==> flow/design.v <==
module cordic_step ( clock, ce, sin_in, cos_in, angle_in, t_angle, atan,
sin_out, cos_out, angle_out, t_angle_out );
parameter integer step = 0;  
parameter integer W = 12;  
input clock, ce;
input signed [W-1:0] sin_in, cos_in, angle_in, t_angle, atan;
output reg signed [W-1:0] sin_out, cos_out, angle_out, t_angle_out;
always @ (posedge clock)
begin
if( ce == 1'b1 )
begin
if(t_angle >= angle_in)
begin
cos_out <= cos_in - (sin_in >>> step);
sin_out <= ((cos_in >>> step) + sin_in);
angle_out <= angle_in + atan;
end
else if (t_angle < angle_in)
begin
cos_out <= cos_in + (sin_in >>> step);
sin_out <= -(cos_in >>> step) + sin_in;
angle_out <= angle_in - atan;
end
t_angle_out <= t_angle;
end  
end
endmodule
module mul_Kn(clock, ce, value_in, value_out, t_angle );
parameter integer W = 12;  
parameter FXP_SHIFT = 10;  
input clock, ce;
input signed[W-1:0] value_in, t_angle;
output reg signed[W-1:0] value_out;
reg signed [2*W-1:0] val, val_0, val_2, val_4, val_5, val_7, val_7_9_d, val_9;  
reg signed [2*W-1:0] val_0_2, val_4_5, val_7_9, val_0_2_4_5, val_0_2_4_5_7_9;  
always @ (posedge clock)
begin
if( ce == 1'b1 )
begin
val = value_in; val_0 <= val; val_2 <= val << 2; val_4 <= val << 4;
val_5 <= val << 5; val_7 <= val << 7; val_9 <= val << 9;
val_0_2 <= val_0 - val_2; val_4_5 <= val_4 - val_5; val_7_9 <= val_7 + val_9;
val_0_2_4_5 <= val_0_2 + val_4_5;
val_7_9_d <= val_7_9;  
val_0_2_4_5_7_9 = val_0_2_4_5 + val_7_9_d;
value_out <= val_0_2_4_5_7_9 >>> FXP_SHIFT;
end
end
endmodule
module cordic_pipeline_rtl( clock, reset, ce, angle_in, sin_out, cos_out, valid_out );
parameter integer W = 12;  
parameter FXP_MUL = 1024;  
parameter PIPE_LATENCY = 15;  
input clock, reset, ce;
input signed [W-1:0] angle_in;  
output signed [W-1:0] sin_out, cos_out;
output valid_out;
wire signed [11:0] atan[0:10];  
assign atan[0] = 12'sd804;
assign atan[1] = 12'sd475;
assign atan[2] = 12'sd251;
assign atan[3] = 12'sd127;
assign atan[4] = 12'sd64;
assign atan[5] = 12'sd32;
assign atan[6] = 12'sd16;
assign atan[7] = 12'sd8;
assign atan[8] = 12'sd4;
assign atan[9] = 12'sd2;
assign atan[10] = 12'sd1;
wire signed [W-1:0] sin_tab [0:11];
wire signed [W-1:0] cos_tab [0:11];
wire signed [W-1:0] t_angle_tab [0:11];  
wire signed [W-1:0] angle_tab [0:11];
reg unsigned [4:0] valid_cnt;  
always@(posedge clock)
begin
if ( reset == 1'b0 )
valid_cnt <= PIPE_LATENCY;  
else
if( ( valid_cnt != 0 ) && ( ce == 1'b1 ) )
valid_cnt <= valid_cnt - 1;  
end
assign valid_out = ( valid_cnt == 0 )? 1'b1 : 1'b0;  
assign cos_tab[0] = 1.0 * FXP_MUL;
assign sin_tab[0] = 0;
assign angle_tab[0] = 0;
assign t_angle_tab[0] = angle_in;
cordic_step #(0) cordic_step_0 ( clock, ce, sin_tab[0], cos_tab[0], angle_tab[0], t_angle_tab[0], atan[0],
sin_tab[1], cos_tab[1], angle_tab[1], t_angle_tab[1] );
cordic_step #(1) cordic_step_1 ( clock, ce, sin_tab[1], cos_tab[1], angle_tab[1], t_angle_tab[1], atan[1],
sin_tab[2], cos_tab[2], angle_tab[2], t_angle_tab[2] );
cordic_step #(2) cordic_step_2 ( clock, ce, sin_tab[2], cos_tab[2], angle_tab[2], t_angle_tab[2], atan[2],
sin_tab[3], cos_tab[3], angle_tab[3], t_angle_tab[3] );
cordic_step #(3) cordic_step_3 ( clock, ce, sin_tab[3], cos_tab[3], angle_tab[3], t_angle_tab[3], atan[3],
sin_tab[4], cos_tab[4], angle_tab[4], t_angle_tab[4] );
cordic_step #(4) cordic_step_4 ( clock, ce, sin_tab[4], cos_tab[4], angle_tab[4], t_angle_tab[4], atan[4],
sin_tab[5], cos_tab[5], angle_tab[5], t_angle_tab[5] );
cordic_step #(5) cordic_step_5 ( clock, ce, sin_tab[5], cos_tab[5], angle_tab[5], t_angle_tab[5], atan[5],
sin_tab[6], cos_tab[6], angle_tab[6], t_angle_tab[6] );
cordic_step #(6) cordic_step_6 ( clock, ce, sin_tab[6], cos_tab[6], angle_tab[6], t_angle_tab[6], atan[6],
sin_tab[7], cos_tab[7], angle_tab[7], t_angle_tab[7] );
cordic_step #(7) cordic_step_7 ( clock, ce, sin_tab[7], cos_tab[7], angle_tab[7], t_angle_tab[7], atan[7],
sin_tab[8], cos_tab[8], angle_tab[8], t_angle_tab[8] );
cordic_step #(8) cordic_step_8 ( clock, ce, sin_tab[8], cos_tab[8], angle_tab[8], t_angle_tab[8], atan[8],
sin_tab[9], cos_tab[9], angle_tab[9], t_angle_tab[9] );
cordic_step #(9) cordic_step_9 ( clock, ce, sin_tab[9], cos_tab[9], angle_tab[9], t_angle_tab[9], atan[9],
sin_tab[10], cos_tab[10], angle_tab[10], t_angle_tab[10] );
cordic_step #(10)cordic_step_10( clock, ce, sin_tab[10], cos_tab[10], angle_tab[10], t_angle_tab[10],
atan[10], sin_tab[11], cos_tab[11], angle_tab[11], t_angle_tab[11] );
mul_Kn mul_Kn_sin ( clock, ce, sin_tab[11], sin_out, t_angle_tab[11] );
mul_Kn mul_Kn_cos ( clock, ce, cos_tab[11], cos_out, t_angle_tab[11] );
endmodule
# Tool chain data of cordic_pipeline_rtl
# What the tools print for cordic_pipeline_rtl, step after step.
# Line numbers count from 1 in the design file above.
# Operators: Yosys type, input widths -> output width; for muxes data width and select width s.
# Library cell names are shortened.
# The mark -- stands for no value.
dict set report setup {
  design {cordic_pipeline_rtl}
  clock {clock}
  cell_library {sky130hd}
  pvt_corner {tt_025C_1v80}
}

# Word level
# Yosys after proc, flatten, opt, wreduce and memory -nomap, before mapping. Print and check cells are not counted.
dict set report word_totals {
  word_cells 252
  register_bits 849
  output_inout_bits 25
}
dict set report classes {
  add_sub_neg 78
  n_mux 61
  compare 22
  reduce_and_logical 25
}
# op n
set ops {}
lappend ops {{$mux 12} 60}
lappend ops {{$ge 12x12->1} 10}
lappend ops {{$lt 12x12->1} 10}
lappend ops {{$add 12x12->12} 9}
lappend ops {{$add 19x21->22} 2}
lappend ops {{$add 22x22->22} 2}
lappend ops {{$add 15x18->19} 2}
lappend ops {{$sub 16x17->18} 2}
lappend ops {{$sub 12x14->15} 2}
lappend ops {{$add 12x8->12 const B} 2}
lappend ops {{$sub 12x8->12 const B} 2}
lappend ops {{$reduce_and 2->1} 11}
lappend ops {{$reduce_bool 2->1} 11}
lappend ops {{$add 10x12->12} 1}
lappend ops {{$add 10x12->12 const A} 1}
lappend ops {{$neg 10->12} 1}
lappend ops {{$add 11x12->12 const A} 1}
lappend ops {{$ge 12x1->1 const B} 1}
lappend ops {{$lt 12x1->1 const B} 1}
lappend ops {{$add 12x10->12} 1}
lappend ops {{$sub 12x10->12} 1}
lappend ops {{$add 12x10->12 const B} 1}
lappend ops {{$sub 12x10->12 const B} 1}
lappend ops {{$add 12x11->12 const A} 1}
lappend ops {{$sub 12x11->12 const A} 1}
lappend ops {{$add 12x2->12} 1}
lappend ops {{$sub 12x2->12} 1}
lappend ops {{$add 12x3->12} 1}
# Other operator kinds: 46; their cells: 46.

# Longest topological paths
# Depth = most cells in a row (Yosys ltp): at word level without a register or memory, in the mapped netlist without a sequential cell, where the memories' decode and read muxes count.
dict set report logic_depth {
  ltp_word 4
  abc_area 0
  mapped_depth 22
}

# Synthesis result
# The flow's flattened synthesis, as Yosys stat reports it; memories are mapped. The netlist is that of the ABC_AREA named above (0 if unset); the other value can give another one.
# cell n area_total_um2
set by_type {}
lappend by_type {edfxtp_1 591 1.77E+04}
lappend by_type {ha_1 455 5692.96}
lappend by_type {xnor2_1 240 2.1E+03}
lappend by_type {inv_1 347 1.3E+03}
lappend by_type {a21oi_1 197 985.946}
lappend by_type {nor2_1 200 750.72}
lappend by_type {xor2_1 79 691.914}
lappend by_type {fa_1 29 580.557}
lappend by_type {a21o_1 72 540.518}
lappend by_type {o21ai_0 100 500.48}
lappend by_type {o21bai_1 63 472.954}
lappend by_type {nand2_1 115 431.664}
lappend by_type {nor3_1 70 350.336}
lappend by_type {nor2b_1 37 231.472}
lappend by_type {o21a_1 26 195.187}
lappend by_type {a21boi_0 21 157.651}
lappend by_type {a31oi_1 24 150.144}
lappend by_type {mux2i_1 15 150.144}
# Not listed: further types 80, cells in them 294.
dict set report synth_totals {
  ff_cells 596
  mapped_area_um2 35373.9
  buffers 37
  cells 2975
  seq_area_um2 17847.1
}
# The figures by module come from a second, unflattened synthesis with its own total; it is not the netlist above.
dict set report unflattened {
  cells_unflattened 4868
  hier_area_um2 52026.1
}
# Rows give one instance, submodules left out.
# mod mod_area_um2 mod_seq_area_um2 n_inst cells
set by_module {}
lappend by_module {mul_Kn 4993.5 2702.6 2 401}
lappend by_module {{cordic_step (step=0)} 4200.3 1411.4 1 449}
lappend by_module {{cordic_step (step=2)} 3911.3 1441.4 1 393}
lappend by_module {{cordic_step (step=7)} 3857.4 1441.4 1 371}
lappend by_module {{cordic_step (step=3)} 3844.9 1441.4 1 381}
lappend by_module {{cordic_step (step=6)} 3834.9 1441.4 1 371}
lappend by_module {{cordic_step (step=5)} 3833.7 1441.4 1 368}
lappend by_module {{cordic_step (step=1)} 3813.7 1441.4 1 354}
lappend by_module {{cordic_step (step=4)} 3756.1 1441.4 1 365}
lappend by_module {{cordic_step (step=9)} 3654.8 1441.4 1 338}
lappend by_module {{cordic_step (step=8)} 3602.2 1441.4 1 334}
lappend by_module {{cordic_step (step=10)} 3442.1 1441.4 1 311}
lappend by_module {cordic_pipeline_rtl 287.8 100.1 1 31}

# Timing after synthesis
# Source: OpenSTA report_checks on the synthesized netlist (no wires, ideal clock, input and output delay 20% of the period each), path of least setup slack; recovery checks are left aside. Register names are those of the netlist, which keeps one name where synthesis merged equal registers.
dict set report synth_timing {
  path_kind {register to register}
  from {register cordic_step_6.angle_out[7]}
  to {register cordic_step_7.sin_out[11]}
  setup_ns 0.258
  tclk_ns 4.5
  path_delay_ns 4.279
  slack_ns 0.222
  path_stages 20
  t_required_ns 4.242
  arrival_ns 4.021
  path_buffers 1
  synth_period_reached_ns 4.278
}
# "path_delay_ns" = arrival - input delay + setup time.
# "path_stages": output pins that drive a net of the path, with the launching flip-flop's if there is one; two outputs of one cell count as two.
# "synth_period_reached_ns" = period - worst setup slack (recovery checks aside). The figure is calculated, with input and output delays left at 20% of the set period.
# Between the ends stands the longest chain of elaborated cells between them, by number of cells; it is not shown to be the way that was timed. Of several equally long chains one is given.
# Each line given opens the expression or statement behind the cell; cells for indexed reads and writes are added by Yosys, which also makes memories of some case tables.
# Ways into the end's enable are left out, as the timed path ends at the data pin.
dict set report synth_via {
  path_cell_list {edfxtp_1 -> inv_1 -> ha_1 -> a21o_1 -> a21o_1 -> a2111oi_0 -> o21ai_1 -> nand2_1 -> buf_1 -> o21ai_0 -> ha_1 -> a21o_1 -> a21oi_1 -> o21bai_1 -> a21oi_1 -> nor2b_1 -> o2111ai_1 -> nand3_1 -> o41a_1 -> xnor2_1}
  elab_chain_cells 3
  cells_between 4
  cone_lines 2
  classes_between {compare (2); mux (2)}
}
# element line_no
set synth_rtl {}
lappend synth_rtl {{from (decl)} 7} ;# output reg signed [W-1:0] sin_out, cos_out, angle_out, t_angle_out;
lappend synth_rtl {{from (assign)} 16} ;# angle_out <= angle_in + atan;
lappend synth_rtl {{from (assign)} 22} ;# angle_out <= angle_in - atan;
lappend synth_rtl {{$lt 12x12->1} 18} ;# else if (t_angle < angle_in)
lappend synth_rtl {{$mux 12} 18}
lappend synth_rtl {{$mux 12} 12} ;# if(t_angle >= angle_in)
lappend synth_rtl {{to (assign)} 15} ;# sin_out <= ((cos_in >>> step) + sin_in);
lappend synth_rtl {{to (assign)} 21} ;# sin_out <= -(cos_in >>> step) + sin_in;
lappend synth_rtl {{to (decl)} 7}

# Path in the finished layout
# Path of least setup slack in the final report of flow run A (OpenROAD, finished layout, wires in). Where an end is a register, its clock arrival counts in the times.
dict set report layout_timing {
  path_kind {register to register}
  from {register cordic_step_5.t_angle_out[1]}
  to {register cordic_step_6.cos_out[10]}
  tclk_ns 4.83
  path_stages 21
  setup_ns 0.25
  slack_ns 0.37
  path_buffers 1
  t_required_ns 5.20
  arrival_ns 4.82
}
# Between the ends stands the longest chain of elaborated cells between them, by number of cells; it is not shown to be the way that was timed. Of several equally long chains one is given.
# Ways into the end's enable are left out, as the timed path ends at the data pin.
dict set report layout_via {
  path_cell_list {edfxtp_1 -> ha_1 -> a21o_1 -> a21o_1 -> a21o_1 -> a211oi_2 -> o21ai_1 -> and2_0 -> buf_4 -> nor2_1 -> xnor2_1 -> ha_1 -> a21o_1 -> a21oi_1 -> o21ai_0 -> a21oi_1 -> o21bai_1 -> a21oi_1 -> o21bai_1 -> a21oi_1 -> xnor2_1}
  elab_chain_cells 3
  cells_between 4
  cone_lines 2
  classes_between {compare (2); mux (2)}
}
# element line_no
set layout_rtl {}
lappend layout_rtl {{from (decl)} 7} ;# output reg signed [W-1:0] sin_out, cos_out, angle_out, t_angle_out;
lappend layout_rtl {{from (assign)} 24} ;# t_angle_out <= t_angle;
lappend layout_rtl {{$lt 12x12->1} 18} ;# else if (t_angle < angle_in)
lappend layout_rtl {{$mux 12} 18}
lappend layout_rtl {{$mux 12} 12} ;# if(t_angle >= angle_in)
lappend layout_rtl {{to (assign)} 14} ;# cos_out <= cos_in - (sin_in >>> step);
lappend layout_rtl {{to (assign)} 20} ;# cos_out <= cos_in + (sin_in >>> step);
lappend layout_rtl {{to (decl)} 7}

# Top module cordic_pipeline_rtl; platform sky130hd; tools Yosys and OpenROAD; 3 stored runs in no particular order. Input and output delays are each 20% of the period that was set; the output load is 0.01 pF.
# "period_reached_ns" means the clock period less the worst setup slack. The figure is calculated, with input and output delays left at 20% of the set period.
# "worst_path_allowed_less_slack_ns" = time allowed to the worst setup path (clock period - input delay - output delay, where it has them) - its slack; a late launch clock adds to it, a late capture clock takes from it.
run="flow run A" settings ABC_AREA=0 CELL_PAD_IN_SITES_GLOBAL_PLACEMENT=0 CORE_MARGIN=5 CORE_UTILIZATION=34 GPL_TIMING_DRIVEN=1 MAX_ROUTING_LAYER="met4" PLACE_DENSITY_LB_ADDON=0.22 SLEW_MARGIN=20 period_ns=4.83 CAP_MARGIN=20
run="flow run A" results synth_area_um2=35373.9 die_um2=110593.0 post_route_util_pct=38.6 setup_ws_ns=0.373 hold_worst_slack_ns=0.402 period_reached_ns=4.457 worst_path_allowed_less_slack_ns=4.46 worst_setup_path_type="register to register"
run="flow run B" settings CORE_UTILIZATION=40 SETUP_SLACK_MARGIN=1.19 period_ns=4.26 CAP_MARGIN=20 CORE_MARGIN=2 SLEW_MARGIN=20
run="flow run B" results synth_area_um2=35373.9 die_um2=90829.9 post_route_util_pct=51.4 setup_ws_ns=0.251 hold_worst_slack_ns=0.410 period_reached_ns=4.009 worst_path_allowed_less_slack_ns=4.01 worst_setup_path_type="register to register"
run="flow run C" settings CORE_UTILIZATION=40 period_ns=5.44 CAP_MARGIN=20 CORE_MARGIN=2 SLEW_MARGIN=20
run="flow run C" results synth_area_um2=35373.9 die_um2=90829.9 post_route_util_pct=44.9 setup_ws_ns=0.839 hold_worst_slack_ns=0.417 period_reached_ns=4.601 worst_path_allowed_less_slack_ns=4.60 worst_setup_path_type="register to register"
